==> flow/design.v <==
module badicecream(input         Clk,                 
                             Reset,               
                             frame_clk,           
                input [10:0]   DrawX, DrawY ,    
				input [15:0]   keycode,				  
               	output logic is_BI	,			 
				output logic [10:0] BI_X, BI_Y,
				input logic up_wall, down_wall , left_wall, right_wall,
				output logic [10:0] BI_X_Pos, BI_Y_Pos,
				output logic [5:0] BI_BlkX_Pos, BI_BlkY_Pos
              );
	enum logic[2:0] { 
					 right=3'b000, 
					 left=3'b001,
					 up=3'b010,
					 down=3'b011,
					 Halted=3'b100} Dir, Dir_in, Dir_delayed, Dir_delayed_in;
    parameter [10:0] BI_X_Corner = 11'd64;   
    parameter [10:0] BI_Y_Corner = 11'd95;   
    parameter [5:0] BI_Blk_X_Corner = 6'd1;   
    parameter [5:0] BI_Blk_Y_Corner = 6'd1;   
    parameter [10:0] BI_X_Step = 10'd1;       
    parameter [10:0] BI_Y_Step = 10'd1;       
    parameter  BI_sizeX = 6'd32;         
	parameter  BI_sizeY = 6'd48;
	logic [5:0] frame_counter, per_frame_counter;   
	logic [5:0] frame_counter_in, per_frame_counter_in;
	logic [5:0] pace_counter, pace_counter_in;
    logic [10:0] BI_X_Motion, BI_Y_Motion;
    logic [10:0] BI_X_Pos_in, BI_X_Motion_in, BI_Y_Pos_in, BI_Y_Motion_in;
	logic [5:0] BI_BlkX_Pos_in, BI_BlkY_Pos_in;
	logic [2:0] health;
	assign health = 3'd1;    
    logic frame_clk_delayed, frame_clk_rising_edge;
   always_ff @ (posedge Clk) 
	begin
        frame_clk_delayed <= frame_clk;
        frame_clk_rising_edge <= (frame_clk == 1'b1) && (frame_clk_delayed == 1'b0);
		if (Reset)
		begin
			frame_counter <= 6'b0;
			per_frame_counter <= 6'b0;
		end
		else
		begin
			frame_counter <= frame_counter_in;
			per_frame_counter <=  per_frame_counter_in;
		end
    end
	always_comb
	begin
		frame_counter_in = frame_counter;
		per_frame_counter_in = per_frame_counter;
		if (frame_clk_rising_edge)    
		begin
		per_frame_counter_in = per_frame_counter+6'b1;
		if((per_frame_counter) == 6'b000111)  
			begin
				per_frame_counter_in=6'b0;
				frame_counter_in = frame_counter+6'b1;
				if((frame_counter ) == 6'b100)  
				begin
					frame_counter_in=6'b0;
				end
			end
		end
	end
    always_ff @ (posedge Clk)
    begin
        if (Reset)
        begin
            BI_X_Pos <= BI_X_Corner;
            BI_Y_Pos <= BI_Y_Corner;
			BI_BlkX_Pos <= BI_Blk_X_Corner;
			BI_BlkY_Pos <= BI_Blk_Y_Corner;
            BI_X_Motion <= 10'd0;
            BI_Y_Motion <= 10'd0;
			pace_counter <= 6'd0;
				Dir <= Halted;
				Dir_delayed <= down;
        end
        else
        begin
			pace_counter <= pace_counter_in;
            BI_X_Pos <= BI_X_Pos_in;
            BI_Y_Pos <= BI_Y_Pos_in;
            BI_X_Motion <= BI_X_Motion_in;
            BI_Y_Motion <= BI_Y_Motion_in;
			BI_BlkX_Pos <= BI_BlkX_Pos_in;
			BI_BlkY_Pos <= BI_BlkY_Pos_in;
			Dir <= Dir_in;
			Dir_delayed <= Dir_delayed_in;
        end
    end
    always_comb
    begin
		pace_counter_in = pace_counter;
        BI_X_Pos_in = BI_X_Pos;
        BI_Y_Pos_in = BI_Y_Pos;
		BI_X_Motion_in = BI_X_Motion;
		BI_Y_Motion_in = BI_Y_Motion;
        BI_BlkX_Pos_in = BI_BlkX_Pos;    
        BI_BlkY_Pos_in = BI_BlkY_Pos;
		Dir_in = Dir;
		Dir_delayed_in = Dir_delayed;
		if(health != 0)
		begin
			if (frame_clk_rising_edge)
			begin
            	BI_X_Pos_in = BI_X_Pos + BI_X_Motion_in;
            	BI_Y_Pos_in = BI_Y_Pos + BI_Y_Motion_in;
				if (Dir == Halted)  
				begin
					if ((keycode[7:0] == 8'd26) || ((keycode[15:8] == 8'd26 )))  
					begin
						Dir_delayed_in = up;
						if(up_wall)
						begin
							BI_Y_Motion_in = 0;
							BI_X_Motion_in = 0;
							Dir_in = Halted;
						end
						else
						begin
							BI_Y_Motion_in = -BI_Y_Step;
							BI_X_Motion_in = 0;
							Dir_in = up;	
						end
					end
					else if (((keycode[7:0] == 8'd4) || keycode[15:8] == 8'd4 ))  
						begin
							Dir_delayed_in = left;
							if (left_wall)			
							begin
								BI_X_Motion_in = 0;
								BI_Y_Motion_in = 0;
								Dir_in = Halted;
							end
							else
							begin
								BI_Y_Motion_in = 0;
								BI_X_Motion_in = -BI_X_Step;
								Dir_in = left;
							end
						end
					else if((keycode[7:0] == 8'd22) || ((keycode[15:8] == 8'd22 )))  
						begin
							Dir_delayed_in = down;
							if (down_wall) 
							begin
								BI_Y_Motion_in = 0;
								BI_X_Motion_in = 0;
							Dir_in = Halted;
							end
							else
							begin
								BI_Y_Motion_in = BI_Y_Step;
								BI_X_Motion_in = 0;
								Dir_in = down;
							end
						end
					else if (((keycode[7:0]) == 8'd7) || ((keycode[15:8]) == 8'd7))  
						begin
							Dir_delayed_in = right;
							if(right_wall) 
							begin
								BI_X_Motion_in = 0;
								BI_Y_Motion_in = 0;
								Dir_in = Halted;
							end
							else
							begin
								BI_Y_Motion_in = 0;
								BI_X_Motion_in = BI_X_Step;
								Dir_in = right;	
							end
						end
					else
						begin              
						end
				end
				else  
				begin
					pace_counter_in = pace_counter + 6'd1;
					if(pace_counter == 6'd31)
					begin
						pace_counter_in = 6'd0;
						case(Dir)
							left:
							begin
								BI_BlkX_Pos_in = BI_BlkX_Pos -1;
							end
							right:
							begin
								BI_BlkX_Pos_in = BI_BlkX_Pos +1;
							end
							up:
							begin
								BI_BlkY_Pos_in = BI_BlkY_Pos -1;
							end
							down:
							begin
								BI_BlkY_Pos_in = BI_BlkY_Pos +1;
							end
							default:
							begin
								BI_BlkY_Pos_in = 0;  
							end
						endcase
						Dir_in = Halted;
						BI_Y_Motion_in = 0;
						BI_X_Motion_in = 0;						
					end
				end
			end
        end
    end
    int DistX, DistY, Size;
    assign DistX = DrawX - BI_X_Pos;
    assign DistY = DrawY - BI_Y_Pos;
    always_comb begin
		   if (DistX < BI_sizeX && DistX >= 0 && DistY<=0 && -DistY < BI_sizeY)
		  begin
        is_BI = 1'b1;
				BI_X = DrawX - BI_X_Pos+({5'b0, frame_counter}*32);
				BI_Y = DrawY - BI_Y_Pos+BI_sizeY-1+ Dir_delayed_in*48;
		  end
        else
		  begin
        is_BI = 1'b0;
				BI_X = 0;
				BI_Y = 0;
        end
    end
endmodule
# == Step by step through the tools: badicecream ==
# What the tools print for badicecream, step after step.
# Line numbers count from 1 in the design file above.
# Cell names lack the library's common part.
# The mark n/a stands for no value.
# setup
top_module,badicecream
clk_port,Clk
library,sky130hd
lib_corner,tt_025C_1v80

# == After elaboration ==
# Source: Yosys, flattened and elaborated, memories not mapped. Widths are those after wreduce. Registers that Yosys merges into a memory's read port (data or address) are not register bits. Print and check cells do not count.
# bits
input_bits,45
ff_bits,82
word_cells,109
out_inout_bits,57
# op_classes
add_sub_neg,16
mul,1
equal,16
cmp,4
mux,39
n_logic,3
n_reduce_logical,17
# op_table
cell,n
2-to-1 mux 11 bit,15
< comparator 32 x 6 -> 1 bit (second input constant),2
2-to-1 mux 3 bit,16
adder 11 bit,3
negation 32 bit,1
== test 8 x 3 -> 1 bit (second input constant),4
== test 8 x 5 -> 1 bit (second input constant),4
adder 6 x 1 -> 6 bit (second input constant),5
subtractor 11 x 11 -> 12 bit,2
case mux 6 bit (select 3 bit),1
2-to-1 mux 6 bit,3
greater-or-equal comparator 12 x 1 -> 1 bit (second input constant),1
less-or-equal comparator 12 x 1 -> 1 bit (second input constant),1
subtractor 6 x 1 -> 6 bit (second input constant),2
== test 6 x 3 -> 1 bit (second input constant),2
case mux 6 bit (select 2 bit),1
subtractor 11 x 1 -> 11 bit (second input constant),1
adder 11 x 6 -> 11 bit (second input constant),1
adder 11 x 9 -> 11 bit,1
multiplier 3 x 2 -> 5 bit (second input constant),1
AND reduction 4 bit,2
== test 3 x 2 -> 1 bit (second input constant),2
== test 6 x 5 -> 1 bit (second input constant),1
!= test 5 x 1 -> 1 bit (second input constant),1
logical AND 1 bit,4
logical OR 1 bit,4
AND reduction 2 bit,2
nonzero test 2 bit,2
# Not listed: further kinds 7, cells in them 11.

# == Longest topological paths ==
# Depth = most cells in a row (Yosys ltp): at word level without a register or memory, in the mapped netlist without a sequential cell, where the memories' decode and read muxes count.
# logic_depth
depth_word,11
abc_area,0
mapped_depth,21

# == Netlist ==
# The flow's flattened synthesis, as Yosys stat reports it; memories are mapped. The netlist is that of the ABC_AREA named above (0 if unset); the other value can give another one.
# The area totals of this step are shown rounded.
# mapped
mapped_cells,730
seq_area_um2,1360
yosys_area_um2,6000
flip_flops,68
# by_type
cell,n,type_area_um2
dfxtp_1,68,1.36E+03
ha_1,81,1.01E+03
xnor2_1,42,367.853
nor2_1,87,326.563
inv_1,60,225.216
xor2_1,23,201.443
a21oi_1,40,200.192
mux2i_1,20,200.192
nand2_1,43,161.405
fa_1,8,160.154
a21o_1,18,135.13
nor3_1,26,130.125
nor2_2,19,118.864
o21ai_0,20,100.096
nand2b_1,15,93.84
nor2b_1,15,93.84
o21a_1,10,75.072
or3_1,12,75.072
# Not listed: further types 46, cells in them 123.

# == Path before layout ==
# OpenSTA on the mapped netlist: ideal clock, no wires. The path of least setup slack (recovery checks aside). Input and output delay are each 20% of the period. Register names are those of the netlist, which keeps one name where synthesis merged equal registers.
# synth_path
path_type,input port to output port
startpoint,in DrawY[1]
endpoint,out BI_Y[3]
input_delay_ns,1.600
t_first_pin_ns,1.600
stages,15
path_slack_ns,0.708
output_delay_ns,1.600
delay_ns,4.092
arrival_time_ns,5.692
clock_period_ns,8.0
synth_period_reached_ns,7.292
# "delay_ns" is the arrival time less input delay plus setup time.
# A path that ends at an output port has no setup time.
# "stages": output pins that drive a net of the path, with the launching flip-flop's if there is one; two outputs of one cell count as two.
# "synth_period_reached_ns" is the clock period less the worst setup slack; recovery checks do not enter. This is arithmetic on one report: input and output delays are still those of the set period (20% each).
# Between the ends stands the longest chain of elaborated cells between them, by number of cells; it is not shown to be the way that was timed. Of several equally long chains one is given.
# A line is the first line of the expression or statement that the cell stems from. Yosys adds cells for indexed reads and writes and turns some case tables into memories.
# synth_via
path_cell_list,ha_1 nor2b_1 o2111a_2 nor3_4 o21ai_0 xor2_1 or4_1 or4_1 ha_1 or4b_2 nor4_1 nand4b_1 a221oi_2 o2111ai_4 nor3_1
elab_chain_len,5
cone_cells,10
# synth_rtl
element,line,text
start: declaration,4,"input [10:0]   DrawX, DrawY ,"
subtractor 11 x 11 -> 12 bit,226,BI_Y = DrawY - BI_Y_Pos+BI_sizeY-1+ Dir_delayed_in*48;
adder 11 x 6 -> 11 bit,226,
subtractor 11 x 1 -> 11 bit,226,
adder 11 x 9 -> 11 bit,226,
2-to-1 mux 11 bit,222,if (DistX < BI_sizeX && DistX >= 0 && DistY<=0 && -DistY < BI_sizeY)
end: declaration,7,"output logic [10:0] BI_X, BI_Y,"

# == Timing after layout ==
# From the final timing report of run 1: the path of least setup slack in the routed layout; clock arrival at registers is part of the times.
# layout_path
path_type,input port to output port
startpoint,in DrawY[6]
endpoint,out BI_Y[3]
t_first_pin_ns,1.23
path_slack_ns,-0.78
arrival_time_ns,5.71
output_delay_ns,1.23
input_delay_ns,1.23
clock_period_ns,6.16
stages,20
# Between the ends stands the longest chain of elaborated cells between them, by number of cells; it is not shown to be the way that was timed. Of several equally long chains one is given.
# layout_via
path_cell_list,dlygate4sd2_1 ha_4 a21oi_2 nor2_1 a211oi_2 o21ai_2 xor2_2 or4_4 or4_4 ha_4 or4b_4 nor4_2 nand4b_1 a221oi_2 o2111ai_4 buf_6 buf_6 buf_6 nor3_2 buf_2
elab_chain_len,5
cone_cells,7
# layout_rtl
element,line,text
start: declaration,4,"input [10:0]   DrawX, DrawY ,"
subtractor 11 x 11 -> 12 bit,220,assign DistY = DrawY - BI_Y_Pos;
negation 32 bit,222,if (DistX < BI_sizeX && DistX >= 0 && DistY<=0 && -DistY < BI_sizeY)
< comparator 32 x 6 -> 1 bit,222,
logical AND 1 bit,222,
2-to-1 mux 11 bit,222,
end: declaration,7,"output logic [10:0] BI_X, BI_Y,"

Subject: badicecream on sky130hd, stored results

Hello all,

Flow measurements of badicecream on sky130hd: 4 stored runs with different settings, listed in no order. Input and output delays are each 20% of the period that was set; the output load is 0.01 pF.
"clock_period_reached_ns": clock period set for the run, less the worst setup slack. It is reckoned from that one timing run; input and output delays stay at 20% of the period that was set.
"timing.worst_path_ns" is the time allowed to the run's worst setup path (the clock period less input and output delay, where it has them) less its slack. Clock arrival times count: a late capture clock shortens it, a late launch clock lengthens it.
"total_power_uw" rests on the timing tool's default activity at the inputs, not on a simulated workload.
Values from the reports are rounded here.

Run 1, flow files:
==> flow/run.sh <==
#!/bin/bash
# the make line also repeats the synthesis and layout settings of config.mk as NAME=value (left out here)
make -C /OpenROAD-flow-scripts/flow DESIGN_CONFIG=/design/flow/config.mk WORK_HOME=/design/flow/orfs CLKGATE_MAP_FILE= finish
==> flow/config.mk <==
export PLATFORM = sky130hd
export DESIGN_NAME = badicecream
export DESIGN_NICKNAME = badicecream
export VERILOG_FILES = /design/flow/design.v
export SDC_FILE = /design/flow/constraint.sdc
export NUM_CORES = 4
export LEC_CHECK = 0
export CAP_MARGIN = 20
export CORE_MARGIN = 2
export CORE_UTILIZATION = 40
export SETUP_SLACK_MARGIN = 0.2
export SLEW_MARGIN = 20
==> flow/constraint.sdc <==
create_clock -name core_clock -period 6.16 [get_ports {Clk}]
set_input_delay 1.2320 -clock core_clock [delete_from_list [all_inputs] [get_ports {Clk}]]
set_output_delay 1.2320 -clock core_clock [all_outputs]
set_load 0.01 [all_outputs]

==> results of run 1, as CSV <==
result,value
die_um2,16000
total_power_uw,1450
finish.utilization_frac,0.603
timing.worst_path_ns,4.48
worst_setup_path_type,"input port to output port"
clock_period_reached_ns,6.944
worst_setup_slack_ns,-0.784
ys_area_um2,6000
timing.hold.ws_ns,0.380

Run 2, flow files:
==> flow/run.sh <==
#!/bin/bash
# the make line also repeats the synthesis and layout settings of config.mk as NAME=value (left out here)
make -C /OpenROAD-flow-scripts/flow DESIGN_CONFIG=/design/flow/config.mk WORK_HOME=/design/flow/orfs CLKGATE_MAP_FILE= finish
==> flow/config.mk <==
export PLATFORM = sky130hd
export DESIGN_NAME = badicecream
export DESIGN_NICKNAME = badicecream
export VERILOG_FILES = /design/flow/design.v
export SDC_FILE = /design/flow/constraint.sdc
export NUM_CORES = 4
export LEC_CHECK = 0
export CAP_MARGIN = 20
export CORE_MARGIN = 2
export CORE_UTILIZATION = 38
export CTS_CLUSTER_DIAMETER = 116
export MAX_ROUTING_LAYER = met5
export PLACE_DENSITY_LB_ADDON = 0.2
export SLEW_MARGIN = 20
export TNS_END_PERCENT = 15
==> flow/constraint.sdc <==
create_clock -name core_clock -period 9.0 [get_ports {Clk}]
set_input_delay 1.8000 -clock core_clock [delete_from_list [all_inputs] [get_ports {Clk}]]
set_output_delay 1.8000 -clock core_clock [all_outputs]
set_load 0.01 [all_outputs]

==> results of run 2, as CSV <==
result,value
die_um2,16800
total_power_uw,879
finish.utilization_frac,0.501
timing.worst_path_ns,5.14
worst_setup_path_type,"input port to output port"
clock_period_reached_ns,8.742
worst_setup_slack_ns,0.258
ys_area_um2,6000
timing.hold.ws_ns,0.380

Run 3, flow files:
==> flow/run.sh <==
#!/bin/bash
# the make line also repeats the synthesis and layout settings of config.mk as NAME=value (left out here)
make -C /OpenROAD-flow-scripts/flow DESIGN_CONFIG=/design/flow/config.mk WORK_HOME=/design/flow/orfs CLKGATE_MAP_FILE= finish
==> flow/config.mk <==
export PLATFORM = sky130hd
export DESIGN_NAME = badicecream
export DESIGN_NICKNAME = badicecream
export VERILOG_FILES = /design/flow/design.v
export SDC_FILE = /design/flow/constraint.sdc
export NUM_CORES = 4
export LEC_CHECK = 0
export ABC_AREA = 1
export CAP_MARGIN = 30
export CELL_PAD_IN_SITES_DETAIL_PLACEMENT = 2
export CORE_MARGIN = 8
export CORE_UTILIZATION = 43
export CTS_CLUSTER_SIZE = 24
export GPL_ROUTABILITY_DRIVEN = 0
export GPL_TIMING_DRIVEN = 0
export MAX_ROUTING_LAYER = met4
export PLACE_DENSITY_LB_ADDON = 0.18
export SETUP_SLACK_MARGIN = 0.37
export SLEW_MARGIN = 0
==> flow/constraint.sdc <==
create_clock -name core_clock -period 4.39 [get_ports {Clk}]
set_input_delay 0.8780 -clock core_clock [delete_from_list [all_inputs] [get_ports {Clk}]]
set_output_delay 0.8780 -clock core_clock [all_outputs]
set_load 0.01 [all_outputs]

Run 3: incomplete, placement halted on DPL-0033

Run 4, flow files:
==> flow/run.sh <==
#!/bin/bash
# the make line also repeats the synthesis and layout settings of config.mk as NAME=value (left out here)
make -C /OpenROAD-flow-scripts/flow DESIGN_CONFIG=/design/flow/config.mk WORK_HOME=/design/flow/orfs CLKGATE_MAP_FILE= finish
==> flow/config.mk <==
export PLATFORM = sky130hd
export DESIGN_NAME = badicecream
export DESIGN_NICKNAME = badicecream
export VERILOG_FILES = /design/flow/design.v
export SDC_FILE = /design/flow/constraint.sdc
export NUM_CORES = 4
export LEC_CHECK = 0
export CAP_MARGIN = 20
export CELL_PAD_IN_SITES_GLOBAL_PLACEMENT = 1
export CORE_ASPECT_RATIO = 0.53
export CORE_MARGIN = 2
export CORE_UTILIZATION = 38
export CTS_CLUSTER_DIAMETER = 396
export CTS_CLUSTER_SIZE = 16
export GPL_ROUTABILITY_DRIVEN = 1
export GPL_TIMING_DRIVEN = 1
export HOLD_SLACK_MARGIN = 0.28
export MAX_ROUTING_LAYER = met4
export PLACE_DENSITY = 0.85
export SLEW_MARGIN = 20
export TNS_END_PERCENT = 35
==> flow/constraint.sdc <==
create_clock -name core_clock -period 12.4 [get_ports {Clk}]
set_input_delay 2.4800 -clock core_clock [delete_from_list [all_inputs] [get_ports {Clk}]]
set_output_delay 2.4800 -clock core_clock [all_outputs]
set_load 0.01 [all_outputs]

==> results of run 4, as CSV <==
result,value
die_um2,16900
total_power_uw,625
finish.utilization_frac,0.486
timing.worst_path_ns,5.94
worst_setup_path_type,"input port to output port"
clock_period_reached_ns,10.900
worst_setup_slack_ns,1.50
ys_area_um2,6000
timing.hold.ws_ns,0.383

Thanks
